==> flow/design.v <==
module APB_INT_Count#(
    parameter DATA_WIDTH = 32,
    parameter ADDR_WIDTH = 16
) 
(
    input  wire                     PCLK,         
    input  wire                     PRESETn,      
    input  wire                     PSEL,         
    input  wire                     PENABLE,      
    input  wire                     PWRITE,       
    input  wire [ADDR_WIDTH-1:0]    PADDR,        
    input  wire [DATA_WIDTH-1:0]    PWDATA,       
    output reg  [DATA_WIDTH-1:0]    PRDATA,       
    output reg                      PREADY,       
    output reg                      PSLVERR,      
    output  wire                    linux_irq,    
    output  wire                    lim_irq,      
    output  wire                    itim_irq,     
    input  wire                     linux_ack,    
    input  wire                     lim_ack,      
    input  wire                     itim_ack      
);
    reg [DATA_WIDTH-1:0] control_regs[0:3];           
    reg [DATA_WIDTH-1:0] linux_count[0:9];            
    reg [DATA_WIDTH-1:0] lim_count[0:9];              
    reg [DATA_WIDTH-1:0] itim_count[0:9];             
    reg invalid_access;   
    always @(posedge PCLK) begin
        if (!PRESETn) begin
            integer x;
            for (x = 0; x < 10; x = x + 1) begin
                linux_count[x] <= {DATA_WIDTH{1'b0}};
            end
        end else if (PSEL && PENABLE && PWRITE && (PADDR == 16'h0010)) begin
            linux_count[0] <= PWDATA;   
        end else if (linux_irq) begin
            linux_count[0] <= linux_count[0] + 1;
        end else if (linux_ack) begin
            integer j;
            for (j = 9; j > 0; j = j - 1) begin
                linux_count[j] <= linux_count[j-1];
            end
            linux_count[0] <= 0;
        end
    end
    always @(posedge PCLK) begin
        if (!PRESETn) begin
            integer y;
            for (y = 0; y < 10; y = y + 1) begin
                lim_count[y] <= {DATA_WIDTH{1'b0}};
            end
        end else if (PSEL && PENABLE && PWRITE && (PADDR == 16'h0040)) begin
            lim_count[0] <= PWDATA;   
        end else if (lim_irq) begin
            lim_count [0] <= lim_count[0] + 1;
        end else if (lim_ack) begin
            integer k;
            for (k = 9; k > 0; k = k - 1) begin 
                lim_count[k] <= lim_count[k-1];
            end
            lim_count[0] <= 0;
        end
    end
    always @(posedge PCLK) begin
        if (!PRESETn) begin
            integer z;
            for (z = 0; z < 10; z = z + 1) begin
                itim_count[z] <= {DATA_WIDTH{1'b0}};
            end
        end else if (PSEL && PENABLE && PWRITE && (PADDR == 16'h0080)) begin
            itim_count[0] <= PWDATA;   
        end else if (itim_irq) begin
            itim_count [0] <= itim_count[0] + 1;
        end else if (itim_ack) begin
            integer l;
            for (l = 9; l > 0; l = l - 1) begin
                itim_count[l] <= itim_count[l-1];
            end
            itim_count[0] <= 0;
        end
    end 
    localparam [31:0] VERSION = 32'h0000_0001;  
    assign linux_irq = control_regs[1][0];
    assign lim_irq = control_regs[2][0];
    assign itim_irq = control_regs[3][0];
    always @(posedge PCLK or negedge PRESETn) begin
        if (!PRESETn) begin
            integer i;
            for (i = 1; i < 4; i = i + 1) control_regs[i] <= {DATA_WIDTH{1'b0}};
            PREADY <= 1'b0;
            PRDATA <= {DATA_WIDTH{1'b0}};
            PSLVERR <= 1'b0;
            invalid_access <= 1'b0;
        end else begin
            PREADY <= 1'b1;
            PSLVERR <= 1'b0;
            if (linux_ack) begin
                control_regs[1][0] <= 0;
            end
            if (lim_ack) begin
                control_regs[2][0] <= 0;
            end            
            if (itim_ack) begin
                control_regs[3][0] <= 0;
            end
            invalid_access <= 1'b0;
            if (PSEL && PENABLE) begin
                if (PWRITE) begin  
                    case (PADDR)
                        16'h0000, 16'h0004, 16'h0008, 16'h000C:
                            control_regs[(PADDR >> 2)] <= PWDATA;
                        16'h0010, 16'h0040, 16'h0080: ;  
                        default: begin
                            invalid_access <= 1'b1;   
                        end
                    endcase
                end else begin
                    case (PADDR)
                        16'h0000: PRDATA <= VERSION;
                        16'h0004, 16'h0008, 16'h000C: PRDATA <= control_regs[(PADDR >> 2)];
                        16'h0010: PRDATA <= linux_count[0];
                        16'h0014: PRDATA <= linux_count[1];
                        16'h0018: PRDATA <= linux_count[2];
                        16'h001C: PRDATA <= linux_count[3];
                        16'h0020: PRDATA <= linux_count[4];
                        16'h0024: PRDATA <= linux_count[5];
                        16'h0028: PRDATA <= linux_count[6];
                        16'h002C: PRDATA <= linux_count[7];
                        16'h0030: PRDATA <= linux_count[8];
                        16'h0034: PRDATA <= linux_count[9];
                        16'h0040: PRDATA <= lim_count[0];
                        16'h0044: PRDATA <= lim_count[1];
                        16'h0048: PRDATA <= lim_count[2];
                        16'h004C: PRDATA <= lim_count[3];
                        16'h0050: PRDATA <= lim_count[4];
                        16'h0054: PRDATA <= lim_count[5];
                        16'h0058: PRDATA <= lim_count[6];
                        16'h005C: PRDATA <= lim_count[7];
                        16'h0060: PRDATA <= lim_count[8];
                        16'h0064: PRDATA <= lim_count[9];
                        16'h0080: PRDATA <= itim_count[0];
                        16'h0084: PRDATA <= itim_count[1];
                        16'h0088: PRDATA <= itim_count[2];
                        16'h008C: PRDATA <= itim_count[3];
                        16'h0090: PRDATA <= itim_count[4];
                        16'h0094: PRDATA <= itim_count[5];
                        16'h0098: PRDATA <= itim_count[6];
                        16'h009C: PRDATA <= itim_count[7];
                        16'h00A0: PRDATA <= itim_count[8];
                        16'h00A4: PRDATA <= itim_count[9];
                        default: begin
                            PRDATA <= {DATA_WIDTH{1'b0}};   
                            invalid_access <= 1'b1;         
                        end
                    endcase
                end 
                if (invalid_access) begin
                    PSLVERR <= 1'b1;
                    PREADY <= 1'b0;   
                end else begin
                    PSLVERR <= 1'b0;
                    PREADY <= 1'b1;   
                end
            end else begin
                    PREADY <= 1'b0;   
            end
        end
    end
endmodule
**Tool chain data of APB_INT_Count**

The steps from the RTL of APB_INT_Count to its reports follow in flow order.
Lines are those of the file above, counted from 1.
Operators: Yosys type, input widths -> output width; for muxes data width and select width s.
Cell names lack the library's common part.
The mark n/a stands for no value.

- Top module: APB_INT_Count
- Clock port: PCLK
- Standard-cell library: sky130hd
- Corner: tt_025C_1v80

**After elaboration**

Counts by Yosys on the flattened word-level netlist (proc, flatten, opt, wreduce). Print and check cells are left out. Cells with the same type and inputs are merged into one.

- Flip-flop bits (word level): 1123
- Latch bits: 0
- RAM bits: 0
- Memory bits (read-only): 0
- Word width x clocked read ports: 0
- Memory cells: 0
- Output and inout bits: 37

- Add/sub/neg operators: 3
- Multipliers: 0
- Div/mod/pow operators: 0
- Order comparisons: 0
- Equal/unequal tests: 36
- Shifts and indexed selects: 0
- Multiplexer cells: 34
- Bitwise logic cells: 7
- Reductions and logical operators: 22

Operators with widths:

| operator | number |
|---|---|
| $pmux 32 s32 | 1 |
| $mux 32 | 9 |
| $eq 16x7->1 const B | 10 |
| $eq 16x8->1 const B | 10 |
| $pmux 32 s4 | 1 |
| $eq 16x6->1 const B | 6 |
| $add 32x1->32 const B | 3 |
| $eq 16x5->1 const B | 4 |
| $reduce_or 34->1 | 1 |
| $eq 16x4->1 const B | 2 |
| $mux 1 | 23 |
| $eq 16x3->1 const B | 1 |
| $logic_not 16->1 | 1 |
| $reduce_and 4->1 | 3 |
| $reduce_and 3->1 | 3 |
| $reduce_bool 3->1 | 3 |
| $not 1->1 | 7 |
| $reduce_or 7->1 | 1 |
| $logic_and 1x1->1 | 5 |
| $reduce_and 5->1 | 1 |
| $eq 2x2->1 const B | 2 |
| $reduce_or 4->1 | 1 |
| $reduce_or 3->1 | 1 |
| $eq 2x1->1 const B | 1 |
| $logic_not 2->1 | 1 |
| $reduce_and 2->1 | 1 |

**Longest topological paths**

Yosys ltp: most cells in a row. Word level: on the elaborated netlist, between registers, memories and ports. Mapped: between sequential cells and ports; inverters and the memories' decode and read muxes count.

- Word-level depth: 5
- ABC_AREA: 0
- Depth in mapped cells: 12
- Depth with buffers taken out: 8

**Mapped cells and area**

Yosys stat after the flow's synthesis: flattened, memories mapped to cells. It holds for the ABC_AREA given above (unset counts as 0); a run with the other value may have another netlist.
The area totals of this step are shown rounded.

Cell types:

| type | number |
|---|---|
| dfxtp_1 | 960 |
| nand2_1 | 1948 |
| a21oi_1 | 974 |
| dfrtp_1 | 131 |
| a22oi_1 | 244 |
| mux2_2 | 95 |
| buf_2 | 210 |
| clkbuf_1 | 252 |
| a22o_1 | 82 |
| a221oi_1 | 74 |
| o21ai_0 | 119 |
| nand3_1 | 95 |
| a222oi_1 | 44 |
| nor2_1 | 110 |
| nand4_1 | 60 |
| mux2i_1 | 36 |
| nor4_2 | 23 |
| nor4_1 | 45 |

Not listed: further types 64, cells in them 400.

- Cells in the netlist: 5902
- Cell area after synthesis: 47200 µm²
- Area of sequential cells: 22500 µm²
- Flip-flops: 1091
- Buffers: 500

**Worst setup path after synthesis**

OpenSTA on the mapped netlist: ideal clock, no wires. The path of least setup slack (recovery checks aside). Input and output delay are each 20% of the period. Register names are those of the netlist, which keeps one name where synthesis merged equal registers.

- Path type: input to register
- From: input port PADDR[0]
- To: register itim_count[8][10]
- Clock period: 10000 ps
- Setup time: 132 ps
- Launch time at the first pin: 2000 ps
- Arrival: 4212 ps
- Data required time: 9868 ps
- Setup slack: 5656 ps
- Path delay: 2344 ps
- Stages on the path: 11
- Period reached after synthesis: 4344 ps

"path delay" = arrival - input delay + setup time.
"stages on the path": output pins that drive a net of the path, with the launching flip-flop's if there is one; two outputs of one cell count as two.
"period reached after synthesis" is the clock period less the worst setup slack; recovery checks do not enter. This is arithmetic on one report: input and output delays are still those of the set period (20% each).
Between the ends stands the longest chain of elaborated cells between them, by number of cells; it is not shown to be the way that was timed. Of several equally long chains one is given.
Each line given opens the expression or statement behind the cell; cells for indexed reads and writes are added by Yosys, which also makes memories of some case tables.

- Path through: clkbuf_1 or4_1 buf_2 or3_1 buf_2 nor3_4 nor2_2 buf_2 buf_2 nand2_1 a21oi_1
- Cells in the longest elaborated chain: 4
- Elaborated cells on any way between the ends: 4
- Those cells by class: eq/ne (1); logic (1); reduce/logical (2)

RTL lines, path after synthesis:

| what | RTL line | RTL |
|---|---|---|
| from (decl) | 11 | `input  wire [ADDR_WIDTH-1:0]    PADDR,` |
| $eq 16x8->1 | 70 | `end else if (PSEL && PENABLE && PWRITE && (PADDR == 16'h0080)) begin` |
| $logic_and 1x1->1 | 70 |  |
| $not 1->1 | n/a |  |
| $reduce_and 3->1 | n/a |  |
| to (assign) | 68 | `itim_count[z] <= {DATA_WIDTH{1'b0}};` |
| to (assign) | 77 | `itim_count[l] <= itim_count[l-1];` |
| to (decl) | 26 | `reg [DATA_WIDTH-1:0] itim_count[0:9];` |

**Worst path after layout**

From the final timing report of flow run 2: the path of least setup slack in the routed layout; clock arrival at registers is part of the times.
The report prints the path's times to 10 ps; the period is as set.

- Path type: input to register
- From: input port PADDR[5]
- To: register linux_count[1][1]
- Clock period: 11900 ps
- Setup time: 70 ps
- Launch time at the first pin: 2380 ps
- Arrival: 7090 ps
- Data required time: 12590 ps
- Setup slack: 5500 ps
- Stages on the path: 10

Between the ends stands the longest chain of elaborated cells between them, by number of cells; it is not shown to be the way that was timed. Of several equally long chains one is given.

- Path through: clkdlybuf4s50_1 or4b_1 nor4_4 buf_4 nand2_1 buf_4 nand3_4 buf_12 nand2_1 a21oi_1
- Cells in the longest elaborated chain: 4
- Elaborated cells on any way between the ends: 4
- Those cells by class: eq/ne (1); logic (1); reduce/logical (2)

RTL lines, path post-layout:

| what | RTL line | RTL |
|---|---|---|
| from (decl) | 11 | `input  wire [ADDR_WIDTH-1:0]    PADDR,` |
| $eq 16x5->1 | 34 | `end else if (PSEL && PENABLE && PWRITE && (PADDR == 16'h0010)) begin` |
| $logic_and 1x1->1 | 34 |  |
| $not 1->1 | n/a |  |
| $reduce_and 3->1 | n/a |  |
| to (assign) | 32 | `linux_count[x] <= {DATA_WIDTH{1'b0}};` |
| to (assign) | 41 | `linux_count[j] <= linux_count[j-1];` |
| to (decl) | 24 | `reg [DATA_WIDTH-1:0] linux_count[0:9];` |

Subject: APB_INT_Count on sky130hd, stored results

Hello all,

Flow measurements of APB_INT_Count on sky130hd: 2 stored runs with different settings, listed in no order. Input and output delays are each 20% of the period that was set; the output load is 0.01 pF.
"achieved period": clock period set for the run, less the worst setup slack. It is reckoned from that one timing run; input and output delays stay at 20% of the period that was set.
By "worst path time" is meant the share of the clock period that the worst setup path is allowed (20% is reserved at inputs, 20% at outputs), minus its slack. Clock arrival times at its registers enter into it.
"power consumption": no workload was simulated; the value follows from the tool's default switching activity.
"worst path time" is given in steps of 10 ps.
Measured values are rounded.

### Flow run 1

==> flow/run.sh <==
#!/bin/bash
# the make line also repeats the synthesis and layout settings of config.mk as NAME=value (left out here)
make -C /OpenROAD-flow-scripts/flow DESIGN_CONFIG=/design/flow/config.mk WORK_HOME=/design/flow/orfs CLKGATE_MAP_FILE= finish
==> flow/config.mk <==
export PLATFORM = sky130hd
export DESIGN_NAME = APB_INT_Count
export DESIGN_NICKNAME = APB_INT_Count
export VERILOG_FILES = /design/flow/design.v
export SDC_FILE = /design/flow/constraint.sdc
export NUM_CORES = 4
export LEC_CHECK = 0
export ABC_AREA = 1
export CAP_MARGIN = 0
export CELL_PAD_IN_SITES_DETAIL_PLACEMENT = 2
export CORE_ASPECT_RATIO = 1.01
export CORE_MARGIN = 9
export CORE_UTILIZATION = 51
export CTS_CLUSTER_SIZE = 95
export GPL_ROUTABILITY_DRIVEN = 0
export GPL_TIMING_DRIVEN = 0
export MIN_ROUTING_LAYER = met2
export SETUP_SLACK_MARGIN = 0.45
export SLEW_MARGIN = 10
==> flow/constraint.sdc <==
create_clock -name core_clock -period 7.14 [get_ports {PCLK}]
set_input_delay 1.4280 -clock core_clock [delete_from_list [all_inputs] [get_ports {PCLK}]]
set_output_delay 1.4280 -clock core_clock [all_outputs]
set_load 0.01 [all_outputs]

Outcome of flow run 1: unfinished; error DPL-0033 in placement

### Flow run 2

==> flow/run.sh <==
#!/bin/bash
# the make line also repeats the synthesis and layout settings of config.mk as NAME=value (left out here)
make -C /OpenROAD-flow-scripts/flow DESIGN_CONFIG=/design/flow/config.mk WORK_HOME=/design/flow/orfs CLKGATE_MAP_FILE= finish
==> flow/config.mk <==
export PLATFORM = sky130hd
export DESIGN_NAME = APB_INT_Count
export DESIGN_NICKNAME = APB_INT_Count
export VERILOG_FILES = /design/flow/design.v
export SDC_FILE = /design/flow/constraint.sdc
export NUM_CORES = 4
export LEC_CHECK = 0
export CAP_MARGIN = 35
export CELL_PAD_IN_SITES_DETAIL_PLACEMENT = 0
export CORE_MARGIN = 2
export CORE_UTILIZATION = 22
export CTS_CLUSTER_DIAMETER = 248
export GPL_ROUTABILITY_DRIVEN = 0
export MIN_ROUTING_LAYER = met1
export PLACE_DENSITY = 0.48
export SLEW_MARGIN = 20
==> flow/constraint.sdc <==
create_clock -name core_clock -period 11.9 [get_ports {PCLK}]
set_input_delay 2.3800 -clock core_clock [delete_from_list [all_inputs] [get_ports {PCLK}]]
set_output_delay 2.3800 -clock core_clock [all_outputs]
set_load 0.01 [all_outputs]

Results of flow run 2:
- Cell area after synthesis: 47200 µm²
- Worst slack on setup checks: 5500 ps
- Full die area: 218000 µm²
- Area of the standard cells in the finished layout: 55400 µm²
- Power consumption: 7.78 mW
- Achieved period: 6405 ps
- Utilization after routing: 25.9%
- Worst hold slack in the final report: 425 ps
- Post-route setup TNS: 0 ps
- Worst path time: 4020 ps
- Critical path type: input to register

Thanks
